==> flow/design.v <==
module i16_mul(
    input signed [15:0] A,
    input signed [15:0] B,
    output signed [31:0] P
);
assign P = A * B;
endmodule
module i18_mul(
    input signed [17:0] A,
    input signed [15:0] B_coef,
    output signed [33:0] P
);
assign P = A * B_coef;
endmodule
module i36_acc(
    input signed [33:0] A,
    input signed [31:0] B,
    input signed [35:0] _Z,
    output signed [35:0] S
);
wire signed [35:0] A_ext = {{2{A[33]}}, A};
wire signed [35:0] B_ext = {{4{B[31]}}, B};
assign S = A_ext + B_ext + _Z;
endmodule
module i36_delay(
    input CLK,
    input RST,
    input signed [35:0] STORE,
    output reg signed [35:0] READ
);
always @ (posedge CLK, negedge RST) begin
    if (!RST) begin
        READ <= 0;
    end else begin
        READ <= STORE;
    end
end
endmodule
module i36_trunc(
    input signed [35:0] A,
    output reg signed [15:0] B_sat,
    output reg signed [17:0] B
);
wire signed [35:0] shifted_inter = (A >>> 14);
wire signed [21:0] shifted = shifted_inter[21:0];
always @(*) begin
    B = $signed(shifted[17:0]);
    if (shifted > 22'sd32767) B_sat = 16'sd32767;
    else if (shifted < -22'sd32768) B_sat = -16'sd32768;
    else B_sat = $signed(shifted[15:0]);
end
endmodule
module i16_biquad(
    input CLK, RST,
    input unsigned [15:0] A,
    output signed [15:0] B,
    input signed [15:0] b_0,
    input signed [15:0] b_1,
    input signed [15:0] b_2,
    input signed [15:0] a_1,
    input signed [15:0] a_2
);
wire signed [17:0] feedback;
wire signed [31:0] P_b0;
wire signed [31:0] P_b1;
wire signed [31:0] P_b2;
wire signed [33:0] P_a1;
wire signed [33:0] P_a2;
wire signed [35:0] S_0;
wire signed [35:0] S_1;
wire signed [35:0] S_2;
wire signed [35:0] Z_0;
wire signed [35:0] Z_1;
i16_mul mul_b0(
    .A(A),
    .B(b_0),
    .P(P_b0)
);
i16_mul mul_b1(
    .A(A),
    .B(b_1),
    .P(P_b1)
);
i16_mul mul_b2(
    .A(A),
    .B(b_2),
    .P(P_b2)
);
i18_mul mul_a1(
    .A(feedback),
    .B_coef(a_1),
    .P(P_a1)
);
i18_mul mul_a2(
    .A(feedback),
    .B_coef(a_2),
    .P(P_a2)
);
i36_acc ACC_0(
    .A(P_a2),
    .B(P_b2),
    ._Z(36'sd0),
    .S(S_0)
);
i36_acc ACC_1(
    .A(P_a1),
    .B(P_b1),
    ._Z(Z_0),
    .S(S_1)
);
i36_acc ACC_2(
    .A(34'sd0),
    .B(P_b0),
    ._Z(Z_1),
    .S(S_2)
);
i36_delay DELAY_0(
    .CLK(CLK),
    .RST(RST),
    .STORE(S_0),
    .READ(Z_0)
);
i36_delay DELAY_1(
    .CLK(CLK),
    .RST(RST),
    .STORE(S_1),
    .READ(Z_1)
);
i36_trunc OUT(
    .A(S_2),
    .B(feedback),
    .B_sat(B)
);
endmodule
Appendix: tool output

---- From RTL to reports: i16_biquad ----
Tool output for the design above before and after an edit, in the order of the flow.
Lines under "original" count in the file above, lines under "edited" in the edited file.
"change": "edited" minus "original" as printed here. "relative change": 100 x difference / "original".
Library cell names are shortened.
The mark -- stands for no value.
inputs
  top module .............................. i16_biquad
  clock input ............................. CLK
  cell library ............................ sky130hd
  timing corner ........................... tt_025C_1v80

---- Edit of the RTL ----
Unified diff, file above to edited file.
The edited RTL no longer does the same as the RTL above: the edit was made by script, with no optimisation intended.
begin of diff
@@ -40,5 +40,5 @@
     input signed [35:0] A,
     output reg signed [15:0] B_sat,
-    output reg signed [17:0] B
+    output reg signed [8:0] B
 );
 wire signed [35:0] shifted_inter = (A >>> 14);
end of diff

---- Word-level counts ----
Yosys after proc, flatten, opt, wreduce and memory -nomap, before mapping. Enables and synchronous resets that opt folds into registers are not counted as muxes. Memory bits, and registers merged into a memory's read port (data or address), are not among the register bits. Print and check cells are not counted. Equal cells are merged and count once.
word-level totals
  what                             original  edited  change  relative change (%)
  register bits after elaboration  71        69      -2      -2.82
  input bits                       98        98      0       0.00
  output and inout port bits       16        16      0       0.00
operators by class
  what             original  edited  change  relative change (%)
  $add $sub $neg   4         4       0       0.00
  multipliers      5         5       0       0.00
  $lt $le $gt $ge  2         2       0       0.00
  mux-type cells   2         2       0       0.00
operators by type and width
  kind                                                                        original  edited  change  relative change (%)
  34-bit by 32-bit adder with 35-bit output                                   2         0       -2      -100.00
  18-bit by 16-bit multiplier with 34-bit output                              2         0       -2      -100.00
  25-bit by 32-bit adder with 33-bit output                                   0         2       +2      --
  9-bit by 16-bit multiplier with 25-bit output                               0         2       +2      --
  35-bit by 35-bit adder with 36-bit output                                   1         0       -1      -100.00
  33-bit by 33-bit adder with 34-bit output                                   0         1       +1      --
  16-bit by 16-bit multiplier with 32-bit output                              3         3       0       0.00
  16-bit two-way mux                                                          2         2       0       0.00
  32-bit by 36-bit adder with 36-bit output                                   1         1       0       0.00
  22-bit by 16-bit greater-than comparator with 1-bit output with constant B  1         1       0       0.00
  22-bit by 16-bit less-than comparator with 1-bit output with constant B     1         1       0       0.00

---- Depth ----
Depth = most cells in a row (Yosys ltp): at word level without a register or memory, in the mapped netlist without a sequential cell, where the memories' decode and read muxes count.
logic depth
  what                           original  edited  change  relative change (%)
  depth in word-level cells      5         5       0       0.00
  ABC_AREA                       0         0       --      --
  gate-level depth with buffers  52        49      -3      -5.77
  depth with buffers taken out   50        46      -4      -8.00

---- After synthesis ----
The flow's flattened synthesis, as Yosys stat reports it; memories are mapped. The netlist is that of the ABC_AREA named above (0 if unset); the other value can give another one.
cell types
  cell      original  edited  change  relative change (%)
  inv_1     1830      1317    -513    -28.03
  fa_1      1629      1258    -371    -22.77
  and2_1    647       449     -198    -30.60
  nand2_1   669       564     -105    -15.70
  ha_1      402       329     -73     -18.16
  clkbuf_1  218       156     -62     -28.44
  nand2b_1  45        74      +29     +64.44
  o21ai_0   24        51      +27     +112.50
  xnor2_1   91        76      -15     -16.48
  a21oi_2   14        1       -13     -92.86
  a21o_1    46        34      -12     -26.09
  buf_1     2         13      +11     +550.00
  nor3_1    5         14      +9      +180.00
  o21bai_1  18        10      -8      -44.44
  o21ai_1   10        2       -8      -80.00
  nor2_1    51        44      -7      -13.73
  nand3_1   12        18      +6      +50.00
  a21boi_0  0         6       +6      --
The list need not be complete.
mapped netlist
  what                            original  edited   change    relative change (%)
  mapped cells                    6004      4699     -1305     -21.74
  synthesis area (um2)            57450.1   45149.6  -12300.5  -21.41
  area of sequential cells (um2)  1776.7    1676.6   -100.1    -5.63
  mapped flip-flops               71        67       -4        -5.63
  buffers                         223       176      -47       -21.08
The figures by module come from a second, unflattened synthesis with its own total; it is not the netlist above.
unflattened totals
  what                                original  edited   change  relative change (%)
  cells (unflattened synthesis)       7025      7016     -9      -0.13
  area (unflattened synthesis) (um2)  62627.6   62560.0  -67.6   -0.11
Rows give one instance, submodules left out.
modules, original
  module      instances  cells  area (um2)  seq. area (um2)
  i16_mul     3          1126   10035.9     0.0
  i18_mul     2          1251   10975.5     0.0
  i36_acc     3          337    2747.6      0.0
  i36_delay   2          36     900.9       900.9
  i36_trunc   1          61     520.5       0.0
  i16_biquad  1          1      3.8         0.0
modules, edited
  module      instances  cells  area (um2)  seq. area (um2)
  i16_mul     3          1126   10035.9     0.0
  i18_mul     2          1251   10975.5     0.0
  i36_acc     3          337    2747.6      0.0
  i36_delay   2          36     900.9       900.9
  i36_trunc   1          52     452.9       0.0
  i16_biquad  1          1      3.8         0.0

---- Path before layout ----
Path of least setup slack by OpenSTA after synthesis, without wires, with an ideal clock, recovery checks aside; 20% of the period is set as input and as output delay. Where synthesis merged equal registers, the netlist keeps one of their names.
path after synthesis
  what                           original                 edited                   change  relative change (%)
  kind                           input port to flip-flop  input port to flip-flop  --      --
  from                           in A[15]                 in A[15]                 --      --
  to                             reg DELAY_1.READ[32]     reg DELAY_0.READ[31]     --      --
  clock period (ns)              16.0                     16.0                     0.0     0.00
  input delay (ns)               3.200                    3.200                    0.000   0.00
  library setup time (ns)        0.132                    0.069                    -0.063  --
  time at the first pin (ns)     3.200                    3.200                    0.000   0.00
  arrival (ns)                   15.828                   14.737                   -1.091  -6.89
  required time (ns)             15.868                   15.931                   +0.063  +0.40
  setup slack (ns)               0.041                    1.194                    +1.153  --
  delay of the path (ns)         12.760                   11.606                   -1.154  -9.04
  stages on the path             46                       43                       -3      -6.52
  buffers on the path            3                        3                        0       0.00
  synthesis period reached (ns)  15.959                   14.806                   -1.153  -7.22
"delay of the path" = arrival - input delay + setup time.
"stages on the path": output pins that drive a net of the path, with the launching flip-flop's if there is one; two outputs of one cell count as two.
"synthesis period reached" is the clock period less the worst setup slack; recovery checks do not enter. This is arithmetic on one report: input and output delays are still those of the set period (20% each).
Between the ends stands the longest chain of elaborated cells between them, by number of cells; it is not shown to be the way that was timed. Of several equally long chains one is given.
A line is the first line of the expression or statement that the cell stems from. Yosys adds cells for indexed reads and writes and turns some case tables into memories.
between the ends, after synthesis, original
  cells stage by stage .................... clkbuf_1 clkbuf_1 nand2_1 fa_1 inv_1 fa_1 inv_1 fa_1 fa_1 inv_1 fa_1 inv_1 fa_1 inv_1 ha_1 clkbuf_1 a21o_1 a21oi_1 [... 10 more ...] inv_1 fa_1 inv_1 fa_1 inv_1 fa_1 inv_1 fa_1 inv_1 ha_1 a21o_1 a21o_1 a21oi_1 o21ai_1 a311o_1 a2111oi_2 nor3_1 xor2_1
  length of the longest elaborated chain .. 5
  elaborated cells between the ends (all ways) .. 6
  source lines of those cells ............. 3
  classes of those cells .................. add/sub (3); mul (3)
ends and longest elaborated chain, after synthesis, original
  what                                            RTL line  text
  from (decl)                                     55        input unsigned [15:0] A,
  16-bit by 16-bit multiplier with 32-bit output  6         assign P = A * B;
  32-bit by 36-bit adder with 36-bit output       23        assign S = A_ext + B_ext + _Z;
  18-bit by 16-bit multiplier with 34-bit output  13        assign P = A * B_coef;
  34-bit by 32-bit adder with 35-bit output       23
  35-bit by 35-bit adder with 36-bit output       23
  to (assign)                                     33        READ <= 0;
  to (assign)                                     35        READ <= STORE;
  to (decl)                                       29        output reg signed [35:0] READ
between the ends, after synthesis, edited
  cells stage by stage .................... clkbuf_1 clkbuf_1 nand2_1 inv_1 fa_1 inv_1 fa_1 inv_1 fa_1 fa_1 fa_1 inv_1 fa_1 inv_1 ha_1 a21o_1 a211oi_1 o211ai_1 [... 7 more ...] fa_1 fa_1 inv_1 fa_1 fa_1 inv_1 fa_1 inv_1 ha_1 a21o_1 a21o_1 a221o_1 a41o_1 nor3b_4 o41ai_4 a21oi_2 or4_1 nand3_1
  length of the longest elaborated chain .. 4
  elaborated cells between the ends (all ways) .. 5
  source lines of those cells ............. 3
  classes of those cells .................. add/sub (2); mul (3)
ends and longest elaborated chain, after synthesis, edited
  what                                            RTL line  text
  from (decl)                                     55        input unsigned [15:0] A,
  16-bit by 16-bit multiplier with 32-bit output  6         assign P = A * B;
  32-bit by 36-bit adder with 36-bit output       23        assign S = A_ext + B_ext + _Z;
  9-bit by 16-bit multiplier with 25-bit output   13        assign P = A * B_coef;
  25-bit by 32-bit adder with 33-bit output       23
  to (assign)                                     33        READ <= 0;
  to (assign)                                     35        READ <= STORE;
  to (decl)                                       29        output reg signed [35:0] READ

---- Path in the finished layout ----
Path of least setup slack in the final report of the runs of set A (OpenROAD, finished layout, wires in). Where an end is a register, its clock arrival counts in the times.
path after layout
  what                        original                 edited                   change  relative change (%)
  kind                        input port to flip-flop  input port to flip-flop  --      --
  from                        in b_0[2]                in b_0[3]                --      --
  to                          reg DELAY_0.READ[34]     reg DELAY_0.READ[31]     --      --
  clock period (ns)           15.8                     15.8                     0.0     0.00
  input delay (ns)            3.16                     3.16                     0.00    0.00
  library setup time (ns)     0.11                     0.06                     -0.05   --
  time at the first pin (ns)  3.16                     3.16                     0.00    0.00
  arrival (ns)                15.73                    15.65                    -0.08   -0.51
  required time (ns)          16.08                    16.11                    +0.03   +0.19
  setup slack (ns)            0.35                     0.46                     +0.11   --
  stages on the path          52                       42                       -10     -19.23
  buffers on the path         8                        4                        -4      -50.00
Between the ends stands the longest chain of elaborated cells between them, by number of cells; it is not shown to be the way that was timed. Of several equally long chains one is given.
between the ends, after layout, original
  cells stage by stage .................... buf_4 buf_12 buf_4 and2_4 fa_2 buf_6 fa_1 inv_2 fa_1 inv_1 fa_2 fa_1 fa_1 ha_4 nand2_4 nor3b_4 a32o_2 a21oi_4 [... 16 more ...] inv_2 fa_1 inv_1 fa_1 inv_1 fa_1 inv_2 ha_4 nand4_1 buf_4 nor4_4 o211ai_1 o21ai_1 buf_4 o221ai_4 o2111ai_4 a21oi_2 xnor2_1
  length of the longest elaborated chain .. 4
  elaborated cells between the ends (all ways) .. 4
  source lines of those cells ............. 3
  classes of those cells .................. add/sub (2); mul (2)
ends and longest elaborated chain, after layout, original
  what                                            RTL line  text
  from (decl)                                     57        input signed [15:0] b_0,
  16-bit by 16-bit multiplier with 32-bit output  6         assign P = A * B;
  32-bit by 36-bit adder with 36-bit output       23        assign S = A_ext + B_ext + _Z;
  18-bit by 16-bit multiplier with 34-bit output  13        assign P = A * B_coef;
  34-bit by 32-bit adder with 35-bit output       23
  to (assign)                                     33        READ <= 0;
  to (assign)                                     35        READ <= STORE;
  to (decl)                                       29        output reg signed [35:0] READ
between the ends, after layout, edited
  cells stage by stage .................... clkdlybuf4s50_1 and2_1 fa_1 inv_1 fa_1 fa_1 fa_1 inv_1 fa_1 fa_1 ha_1 o21ai_0 nor2_1 a221oi_2 buf_4 buf_4 o211ai_1 and2_1 [... 6 more ...] fa_1 fa_1 inv_1 fa_1 fa_1 inv_1 fa_1 inv_1 ha_1 a21o_1 a21o_1 a221o_1 a41o_2 nor3b_4 o41ai_4 a21oi_2 or4_1 nand3_1
  length of the longest elaborated chain .. 4
  elaborated cells between the ends (all ways) .. 4
  source lines of those cells ............. 3
  classes of those cells .................. add/sub (2); mul (2)
ends and longest elaborated chain, after layout, edited
  what                                            RTL line  text
  from (decl)                                     57        input signed [15:0] b_0,
  16-bit by 16-bit multiplier with 32-bit output  6         assign P = A * B;
  32-bit by 36-bit adder with 36-bit output       23        assign S = A_ext + B_ext + _Z;
  9-bit by 16-bit multiplier with 25-bit output   13        assign P = A * B_coef;
  25-bit by 32-bit adder with 33-bit output       23
  to (assign)                                     33        READ <= 0;
  to (assign)                                     35        READ <= STORE;
  to (decl)                                       29        output reg signed [35:0] READ

---- Layout results ----
Both versions went through the flow (Yosys, OpenROAD) with the same settings in each pair. Constraints: input delay and output delay 20% of the set period each, output load 0.01 pF.
flow settings, set A
  CORE_UTILIZATION ........................ 40
  period_ns ............................... 15.8
  CAP_MARGIN .............................. 20
  CORE_MARGIN ............................. 2
  SLEW_MARGIN ............................. 20
final reports, set A
  what                                   original  edited    change    relative change (%)
  netlist area reported by Yosys (um2)   57450.1   45149.6   -12300.5  -21.41
  overall die area (um2)                 146674.0  115576.0  -31098.0  -21.20
  std-cell area (final layout) (um2)     65530.3   48806.8   -16723.5  -25.52
  setup slack of the critical path (ns)  0.346     0.460     +0.114    --
  summed negative setup slack (ns)       0.000     0.000     0.000     --
  lowest hold slack (ns)                 0.622     0.708     +0.086    --
  clock period reached (ns)              15.454    15.340    -0.114    -0.74
flow settings, set B
  CAP_MARGIN .............................. 20
  CORE_ASPECT_RATIO ....................... 0.94
  CORE_MARGIN ............................. 7
  CORE_UTILIZATION ........................ 18
  GPL_ROUTABILITY_DRIVEN .................. 1
  GPL_TIMING_DRIVEN ....................... 1
  HOLD_SLACK_MARGIN ....................... 0.26
  PLACE_DENSITY_LB_ADDON .................. 0.06
  SETUP_SLACK_MARGIN ...................... 0.36
  TNS_END_PERCENT ......................... 80
  period_ns ............................... 23.7
  SLEW_MARGIN ............................. 20
final reports, set B
  what                                   original  edited    change    relative change (%)
  netlist area reported by Yosys (um2)   57450.1   45149.6   -12300.5  -21.41
  overall die area (um2)                 335190.0  265054.0  -70136.0  -20.92
  std-cell area (final layout) (um2)     64310.4   50619.8   -13690.6  -21.29
  setup slack of the critical path (ns)  2.975     5.532     +2.557    --
  summed negative setup slack (ns)       0.000     0.000     0.000     --
  lowest hold slack (ns)                 0.662     0.749     +0.087    --
  clock period reached (ns)              20.725    18.168    -2.557    -12.34
"clock period reached" = clock period - worst setup slack. The figure is calculated, with input and output delays left at 20% of the set period.
